==> flow/design.v <==
`timescale 1ns / 1ps
module mat_mul #
	(
        parameter integer DIM_LOG = 2,     
        parameter integer DIM = 2**DIM_LOG,
        parameter integer SIZE = DIM*DIM,
        parameter integer SIZE_LOG = 2*DIM_LOG,
        parameter integer DATA_WIDTH = 32
    )
    (
		input wire  s00_axi_aclk,
		input wire  s00_axi_aresetn,
		output wire  s00_axis_tready,
		input wire [DATA_WIDTH-1 : 0] s00_axis_tdata,
		input wire  s00_axis_tlast,
        input wire  s00_axis_tvalid,
		output wire  m00_axis_tvalid,
        output wire [DATA_WIDTH-1 : 0] m00_axis_tdata,
        output wire [(DATA_WIDTH/8)-1 : 0] m00_axis_tstrb,
        output wire  m00_axis_tlast,
        input wire  m00_axis_tready,
        input wire sel,
        input wire start
    );
	reg busy;               
	reg item_done;          
	reg matrix_done;        
	reg start_transfer;     
	reg transfer;           
	reg last_transfer;      
	reg mac_enable;         
    reg [DATA_WIDTH-1 : 0] mem_A [0 : SIZE-1];  
    reg [DATA_WIDTH-1 : 0] mem_B [0 : SIZE-1];  
    reg [DATA_WIDTH-1 : 0] mem_R [0 : SIZE-1];  
    reg [DATA_WIDTH-1 : 0] mat_A;    
    reg [DATA_WIDTH-1 : 0] mat_B;    
    reg [DATA_WIDTH-1 : 0] mat_R;    
    reg [SIZE_LOG-1 : 0] addr_stream_in;     
    reg [SIZE_LOG-1 : 0] addr_stream_out;    
    wire [SIZE_LOG-1 : 0] addr_A;    
    wire [SIZE_LOG-1 : 0] addr_B;    
    reg [SIZE_LOG-1 : 0] addr_R;     
    reg [DIM_LOG-1 : 0] row_cnt;     
    reg [DIM_LOG-1 : 0] col_cnt;     
    reg [DIM_LOG-1 : 0] tmp_cnt;     
    wire [DATA_WIDTH-1 : 0] mad;     
    reg [DATA_WIDTH-1 : 0] mac;      
    assign s00_axis_tready = !busy && !transfer && !start_transfer;  
    always @ (posedge s00_axi_aclk) begin
        if (!s00_axi_aresetn || s00_axis_tlast)
            addr_stream_in <= 0;
        else if (s00_axis_tready && s00_axis_tvalid)  
            addr_stream_in <= addr_stream_in + 1 ;  
    end
    always @ (posedge s00_axi_aclk) begin 
        if (!busy && !transfer && !start_transfer && s00_axis_tready && s00_axis_tvalid && !sel)  
            mem_A [addr_stream_in] <= s00_axis_tdata;
        if (busy)  
            mat_A <= mem_A [addr_A];
    end
    always @ (posedge s00_axi_aclk) begin
        if (!busy && !transfer && !start_transfer && s00_axis_tready && s00_axis_tvalid && sel)  
            mem_B [addr_stream_in] <= s00_axis_tdata;
        if (busy)  
            mat_B <= mem_B [addr_B];
    end
    assign m00_axis_tstrb = 4'hf;    
    assign m00_axis_tdata = mat_R;        
    assign m00_axis_tlast = last_transfer;        
    assign m00_axis_tvalid = transfer;       
    wire load_R = start_transfer || (transfer && m00_axis_tready && !last_transfer);
    always @ (posedge s00_axi_aclk) begin
        if (!s00_axi_aresetn || busy )  
            addr_stream_out <= 0;
        else if (load_R)  
            addr_stream_out <= addr_stream_out + 1 ;  
    end
    always @ (posedge s00_axi_aclk) begin
        if (!s00_axi_aresetn)
            start_transfer <= 0;
        else
            start_transfer <= matrix_done ;  
    end
    always @ (posedge s00_axi_aclk) begin
        if (!s00_axi_aresetn || (last_transfer && m00_axis_tready) )  
            transfer <= 0;
        else if (start_transfer)  
            transfer <= 1;
    end
    always @ (posedge s00_axi_aclk) begin
        if (!s00_axi_aresetn)
            last_transfer <= 0;
        else if (load_R)
            last_transfer <= (addr_stream_out == SIZE - 1) ;
        else if (transfer && m00_axis_tready)
            last_transfer <= 0;  
    end
    always @ (posedge s00_axi_aclk) begin
        if (item_done)  
            mem_R [addr_R] <= mad;  
        if (load_R)  
            mat_R <= mem_R [addr_stream_out];
    end
    always @ (posedge s00_axi_aclk) begin
        if (!s00_axi_aresetn || matrix_done )  
            busy <= 0;
        else if (start)  
            busy <= 1'b1;
    end
    always @ (posedge s00_axi_aclk) begin
        if (!s00_axi_aresetn)
            item_done <= 0;
        else
            item_done <= (tmp_cnt == DIM - 1) ;  
    end
    always @ (posedge s00_axi_aclk) begin
        if (!s00_axi_aresetn)
            matrix_done <= 0;
        else
            matrix_done <= (col_cnt == DIM-1) && (row_cnt == DIM-1) && (tmp_cnt == DIM-1) ;  
    end
    always @ (posedge s00_axi_aclk) begin
        if (!s00_axi_aresetn || (tmp_cnt == DIM ) || start )  
            tmp_cnt <= 0;
        else if (busy)  
            tmp_cnt <= tmp_cnt + 1;
    end
    always @ (posedge s00_axi_aclk) begin
        if (!s00_axi_aresetn || col_cnt==DIM && tmp_cnt==DIM || start )  
            col_cnt <= 0;
        else if (tmp_cnt==DIM -1 && col_cnt<DIM)  
            col_cnt <= col_cnt + 1;
    end
    always @ (posedge s00_axi_aclk) begin
        if (!s00_axi_aresetn || row_cnt==DIM && col_cnt==DIM && tmp_cnt==DIM || start )  
            row_cnt <= 0;
        else if (tmp_cnt==DIM -1 && col_cnt==DIM-1 && row_cnt<DIM)  
            row_cnt <= row_cnt + 1;
    end
    assign addr_A = row_cnt * DIM + tmp_cnt ;  
    assign addr_B = tmp_cnt * DIM + col_cnt ;  
    always @ (posedge s00_axi_aclk) begin
        if (!s00_axi_aresetn || start)
            addr_R <= 0;
        else if (item_done)  
            addr_R <= addr_R + 1;  
    end
    assign mad = mat_A * mat_B + mac;
    always @ (posedge s00_axi_aclk) begin
       if (!s00_axi_aresetn || item_done || start )  
           mac <= 0;
       else if (mac_enable)
           mac <= mad ;  
    end
    always @ (posedge s00_axi_aclk) begin
       if (!s00_axi_aresetn)
           mac_enable <= 0;
       else
           mac_enable <= busy ;  
    end
endmodule
# Step by step through the tools: mat_mul
# Module mat_mul before and after one edit of its RTL, step after step.
# Lines under "before" count in the file above, lines under "after" in the edited file.
# "change": "after" minus "before" as printed here. "rel_change_pct": 100 x difference / "before".
# Operators carry their Yosys type and port widths (W data, S select, Z words).
# Not given: --
# design
top_module	mat_mul
clock_port	s00_axi_aclk
lib	sky130hd
pvt_corner	tt_025C_1v80

# The edit
# The edit as a unified diff against the file above.
# A script made this edit. It changes what the design does and was not meant as an optimisation.
# begin of diff
@@ -146,5 +146,5 @@
             addr_R <= addr_R + 1;  
     end
-    assign mad = mat_A * mat_B + mac;
+    assign mad = (mat_A ^ mat_B) + mac;
     always @ (posedge s00_axi_aclk) begin
        if (!s00_axi_aresetn || item_done || start )  
# end of diff

# Word level
# Source: Yosys, flattened and elaborated, memories not mapped. Widths are those after wreduce. Registers that Yosys merges into a memory's read port (data or address) are not register bits. Print and check cells do not count. Equal cells are merged and count once.
# Yosys's memory passes give these memory sizes; they may raise the number of words (mostly to a power of two), join words into wider ones and drop unused or constant bits.
# op_classes
item	before	after	change	rel_change_pct
n_mux	11	11	0	0.00
n_reduce_logical	28	28	0	0.00
bitwise	0	1	1	--
eq_ne	4	4	0	0.00
n_mul	1	0	-1	-100.00
cmp	2	2	0	0.00
n_addsub	9	9	0	0.00
# op_table
cell	before	after	change	rel_change_pct
$mul A32 B32 Y32	1	0	-1	-100.00
$xor A32 B32 Y32	0	1	1	--
# Unchanged operator kinds not shown: 14.
# bits
item	before	after	change	rel_change_pct
n_memories	3	3	0	0.00
elab_cells	72	72	0	0.00
output_inout_bits	39	39	0	0.00
clocked_rd_ports_x_width	96	96	0	0.00
reg_bits	57	57	0	0.00
mem_bits_rw	1536	1536	0	0.00
inputBits	39	39	0	0.00
# memory_table
item	before	after
mem_shapes	mem_A 16x32 r1 w1; mem_B 16x32 r1 w1; mem_R 16x32 r1 w1	mem_A 16x32 r1 w1; mem_B 16x32 r1 w1; mem_R 16x32 r1 w1

# Depth
# Longest topological path by Yosys (ltp), each cell counted once; first at word level (registers and memories cut), then after technology mapping (sequential cells cut; the memories' decode and read muxes count).
# logic_depth
item	before	after	change	rel_change_pct
depth_word	6	6	0	0.00
ABC_AREA	0	0	--	--
mapped_depth	30	12	-18	-60.00
depth_no_buf	27	12	-15	-55.56

# After synthesis
# Yosys stat after the flow's synthesis: flattened, memories mapped to cells. It holds for the ABC_AREA given above (unset counts as 0); a run with the other value may have another netlist.
# by_type
type	before	after	change	rel_change_pct
sky130_fd_sc_hd__inv_1	508	15	-493	-97.05
sky130_fd_sc_hd__fa_1	438	1	-437	-99.77
sky130_fd_sc_hd__and2_1	310	23	-287	-92.58
sky130_fd_sc_hd__nand2_1	275	53	-222	-80.73
sky130_fd_sc_hd__ha_1	136	46	-90	-66.18
sky130_fd_sc_hd__clkbuf_1	144	63	-81	-56.25
sky130_fd_sc_hd__xnor2_1	73	21	-52	-71.23
sky130_fd_sc_hd__buf_1	42	13	-29	-69.05
sky130_fd_sc_hd__buf_2	29	54	25	86.21
sky130_fd_sc_hd__xor2_1	27	50	23	85.19
sky130_fd_sc_hd__o21ai_0	7	20	13	185.71
sky130_fd_sc_hd__o211ai_1	2	9	7	350.00
sky130_fd_sc_hd__nand3_1	5	11	6	120.00
sky130_fd_sc_hd__and4_1	0	6	6	--
sky130_fd_sc_hd__mux2i_1	31	26	-5	-16.13
sky130_fd_sc_hd__a31oi_1	1	6	5	500.00
sky130_fd_sc_hd__or3_1	1	6	5	500.00
sky130_fd_sc_hd__nor3_1	7	11	4	57.14
# Unchanged cell types not shown: 12.
# Not every row of either side is listed.
# mapped
item	before	after	change	rel_change_pct
mapped_area_mm2	0.0796501	0.0651425	-0.0145076	-18.21
seq_area_mm2	0.0501481	0.0501481	0.0000000	0.00
cells	4418	2840	-1578	-35.72
buf_cells	219	135	-84	-38.36
ffs	1689	1689	0	0.00

# Timing after synthesis
# Path of least setup slack by OpenSTA after synthesis, without wires, with an ideal clock, recovery checks aside; 20% of the period is set as input and as output delay. Where synthesis merged equal registers, the netlist keeps one of their names.
# synth_timing
item	before	after	change	rel_change_pct
path_kind	reg2reg	in2reg	--	--
startpoint	reg mat_B[2]	in s00_axis_tvalid	--	--
endpoint	mem mem_R[0][25]	mem mem_A[0][0]	--	--
t_required_ns	9.703	9.579	-0.124	-1.28
driving_pins	27	5	-22	-81.48
tclk_ns	10.0	10.0	0.0	0.00
path_delay_ns	7.370	2.455	-4.915	-66.69
n_path_buf	3	1	-2	-66.67
launch_ns	0.000	2.000	2.000	--
setup_ns	0.297	0.421	0.124	--
slack_ns	2.630	5.545	2.915	--
arrival_ns	7.073	4.034	-3.039	-42.97
in_delay_ns	--	2.000	--	--
period_less_setup_slack_ns	7.37	4.455	-2.915	-39.55
# "path_delay_ns" is the arrival time less input delay plus setup time.
# "driving_pins" counts driving pins, that of a launching flip-flop among them; a cell with two outputs on the path counts twice.
# "period_less_setup_slack_ns" = period - worst setup slack (recovery checks aside). The figure is calculated, with input and output delays left at 20% of the set period.
# The rows between start and end are the longest chain of elaborated cells between them; the timing report does not say that the signal goes this way. Where chains are equally long, one stands for them.
# A line is the first line of the expression or statement that the cell stems from. Yosys adds cells for indexed reads and writes and turns some case tables into memories.
# synth_between_before
path_cell_list	sky130_fd_sc_hd__edfxtp_1 sky130_fd_sc_hd__clkbuf_1 sky130_fd_sc_hd__clkbuf_1 sky130_fd_sc_hd__and2_1 sky130_fd_sc_hd__fa_1 sky130_fd_sc_hd__fa_1 sky130_fd_sc_hd__fa_1 sky130_fd_sc_hd__inv_1 sky130_fd_sc_hd__fa_1 sky130_fd_sc_hd__inv_1 sky130_fd_sc_hd__fa_1 sky130_fd_sc_hd__fa_1 sky130_fd_sc_hd__fa_1 sky130_fd_sc_hd__inv_1 sky130_fd_sc_hd__fa_1 sky130_fd_sc_hd__inv_1 sky130_fd_sc_hd__ha_1 sky130_fd_sc_hd__buf_2 sky130_fd_sc_hd__nand4_1 sky130_fd_sc_hd__or2_1 sky130_fd_sc_hd__nor2_1 sky130_fd_sc_hd__a21oi_1 sky130_fd_sc_hd__a21boi_0 sky130_fd_sc_hd__o21a_1 sky130_fd_sc_hd__o21ai_1 sky130_fd_sc_hd__and2b_1 sky130_fd_sc_hd__xnor2_1
elab_chain_len	3
cells_between	3
cone_lines	2
cone_classes	add/sub (1); mul (1); mux (1)
# synth_lines_before
item	line_no	source
start, declared	36	reg [DATA_WIDTH-1 : 0] mat_B;
$mul A32 B32 Y32	148	assign mad = mat_A * mat_B + mac;
$add A32 B32 Y32	148
$mux W32	99	if (item_done)
end, declared	34	reg [DATA_WIDTH-1 : 0] mem_R [0 : SIZE-1];
# after: The path ends at the enable pin of a flip-flop; only ways to that pin are counted.
# synth_between_after
path_cell_list	sky130_fd_sc_hd__and2_1 sky130_fd_sc_hd__clkbuf_1 sky130_fd_sc_hd__nor2b_1 sky130_fd_sc_hd__nand2_1 sky130_fd_sc_hd__nor2_1
elab_chain_len	3
cells_between	4
cone_classes	mux (2); reduce/logical (2)
# synth_lines_after
item	line_no	source
start, declared	16	input wire  s00_axis_tvalid,
$logic_and A1 B1 Y1 (2 in a row)	56	if (!busy && !transfer && !start_transfer && s00_axis_tready && s00_axis_tvalid && !sel)
$mux W4	56
end, declared	32	reg [DATA_WIDTH-1 : 0] mem_A [0 : SIZE-1];

# Path in the finished layout
# From the final timing report of each run of pair 1: the path of least setup slack in the routed layout; clock arrival at registers is part of the times.
# layout_timing
item	before	after	change	rel_change_pct
path_kind	reg2reg	reg2out	--	--
startpoint	reg mat_B[6]	reg busy	--	--
endpoint	reg mac[29]	out s00_axis_tready	--	--
tclk_ns	8.65	8.65	0.00	0.00
t_required_ns	9.35	6.92	-2.43	-25.99
output_delay_ns	--	1.73	--	--
arrival_ns	8.50	2.77	-5.73	-67.41
driving_pins	26	3	-23	-88.46
launch_ns	0.82	0.77	-0.05	-6.10
setup_ns	0.06	--	--	--
n_path_buf	1	1	0	0.00
slack_ns	0.85	4.15	3.30	--
# The rows between start and end are the longest chain of elaborated cells between them; the timing report does not say that the signal goes this way. Where chains are equally long, one stands for them.
# layout_between_before
path_cell_list	sky130_fd_sc_hd__edfxtp_1 sky130_fd_sc_hd__buf_4 sky130_fd_sc_hd__nand2_1 sky130_fd_sc_hd__fa_1 sky130_fd_sc_hd__fa_1 sky130_fd_sc_hd__inv_1 sky130_fd_sc_hd__fa_1 sky130_fd_sc_hd__inv_1 sky130_fd_sc_hd__fa_1 sky130_fd_sc_hd__inv_1 sky130_fd_sc_hd__fa_1 sky130_fd_sc_hd__fa_1 sky130_fd_sc_hd__fa_1 sky130_fd_sc_hd__inv_1 sky130_fd_sc_hd__fa_1 sky130_fd_sc_hd__inv_1 sky130_fd_sc_hd__ha_1 sky130_fd_sc_hd__nand4_1 sky130_fd_sc_hd__or2_1 sky130_fd_sc_hd__nor2_1 sky130_fd_sc_hd__a21oi_1 sky130_fd_sc_hd__a21oi_2 sky130_fd_sc_hd__o41ai_2 sky130_fd_sc_hd__xnor2_2 sky130_fd_sc_hd__mux2i_1 sky130_fd_sc_hd__nor2_1
elab_chain_len	2
cells_between	2
cone_lines	1
cone_classes	add/sub (1); mul (1)
# layout_lines_before
item	line_no	source
start, declared	36	reg [DATA_WIDTH-1 : 0] mat_B;
$mul A32 B32 Y32	148	assign mad = mat_A * mat_B + mac;
$add A32 B32 Y32	148
end, assigned	151	mac <= 0;
end, assigned	153	mac <= mad ;
end, declared	47	reg [DATA_WIDTH-1 : 0] mac;
# Nets of the timed path that keep an RTL name, with a line that drives or declares them; the list need not be complete.
# layout_named_nets_before
net	line_no
mad[29]	148
# layout_between_after
path_cell_list	sky130_fd_sc_hd__dfxtp_4 sky130_fd_sc_hd__nor3_1 sky130_fd_sc_hd__clkdlybuf4s50_1
elab_chain_len	3
cells_between	3
cone_classes	reduce/logical (3)
# layout_lines_after
item	line_no	source
start, declared	25	reg busy;
start, assigned	106	busy <= 0;
start, assigned	108	busy <= 1'b1;
$logic_not A1 Y1	48	assign s00_axis_tready = !busy && !transfer && !start_transfer;
$logic_and A1 B1 Y1 (2 in a row)	48
end, declared	13	output wire s00_axis_tready,

# Layout results
# Runs of the flow (Yosys, OpenROAD) on both versions; the two runs of a pair have the same settings. The constraints put input and output delay at 20% of the set period each and load the outputs with 0.01 pF.
# settings_pair_1
CORE_UTILIZATION	40
PLACE_DENSITY	0.6
period_ns	8.65
CAP_MARGIN	20
CORE_MARGIN	2
SLEW_MARGIN	20
# results_pair_1
item	before	after	change	rel_change_pct
synth_area_mm2	0.0796501	0.0651425	-0.0145076	-18.21
ws_setup_ns	0.854	4.153	3.299	--
cell_area_final_mm2	0.089706	0.0746629	-0.0150431	-16.77
period_reached_ns	7.796	4.497	-3.299	-42.32
fin_tns_ns	0.000	0.000	0.000	--
design_die_area_mm2	0.202712	0.166101	-0.036611	-18.06
# settings_pair_2
CAP_MARGIN	5
CELL_PAD_IN_SITES_GLOBAL_PLACEMENT	0
CORE_MARGIN	9
CORE_UTILIZATION	46
CTS_CLUSTER_SIZE	56
GPL_ROUTABILITY_DRIVEN	1
HOLD_SLACK_MARGIN	0.07
MIN_ROUTING_LAYER	met2
PLACE_DENSITY_LB_ADDON	0.08
SLEW_MARGIN	30
period_ns	14.9
# results_pair_2
item	before	after	change	rel_change_pct
synth_area_mm2	0.0796501	0.0651425	-0.0145076	-18.21
ws_setup_ns	6.587	9.741	3.154	--
cell_area_final_mm2	0.0893695	0.0745728	-0.0147967	-16.56
period_reached_ns	8.313	5.159	-3.154	-37.94
fin_tns_ns	0.000	0.000	0.000	--
design_die_area_mm2	0.188456	0.155484	-0.032972	-17.50
# "period_reached_ns": clock period set for the run, less the worst setup slack. It is reckoned from that one timing run; input and output delays stay at 20% of the period that was set.
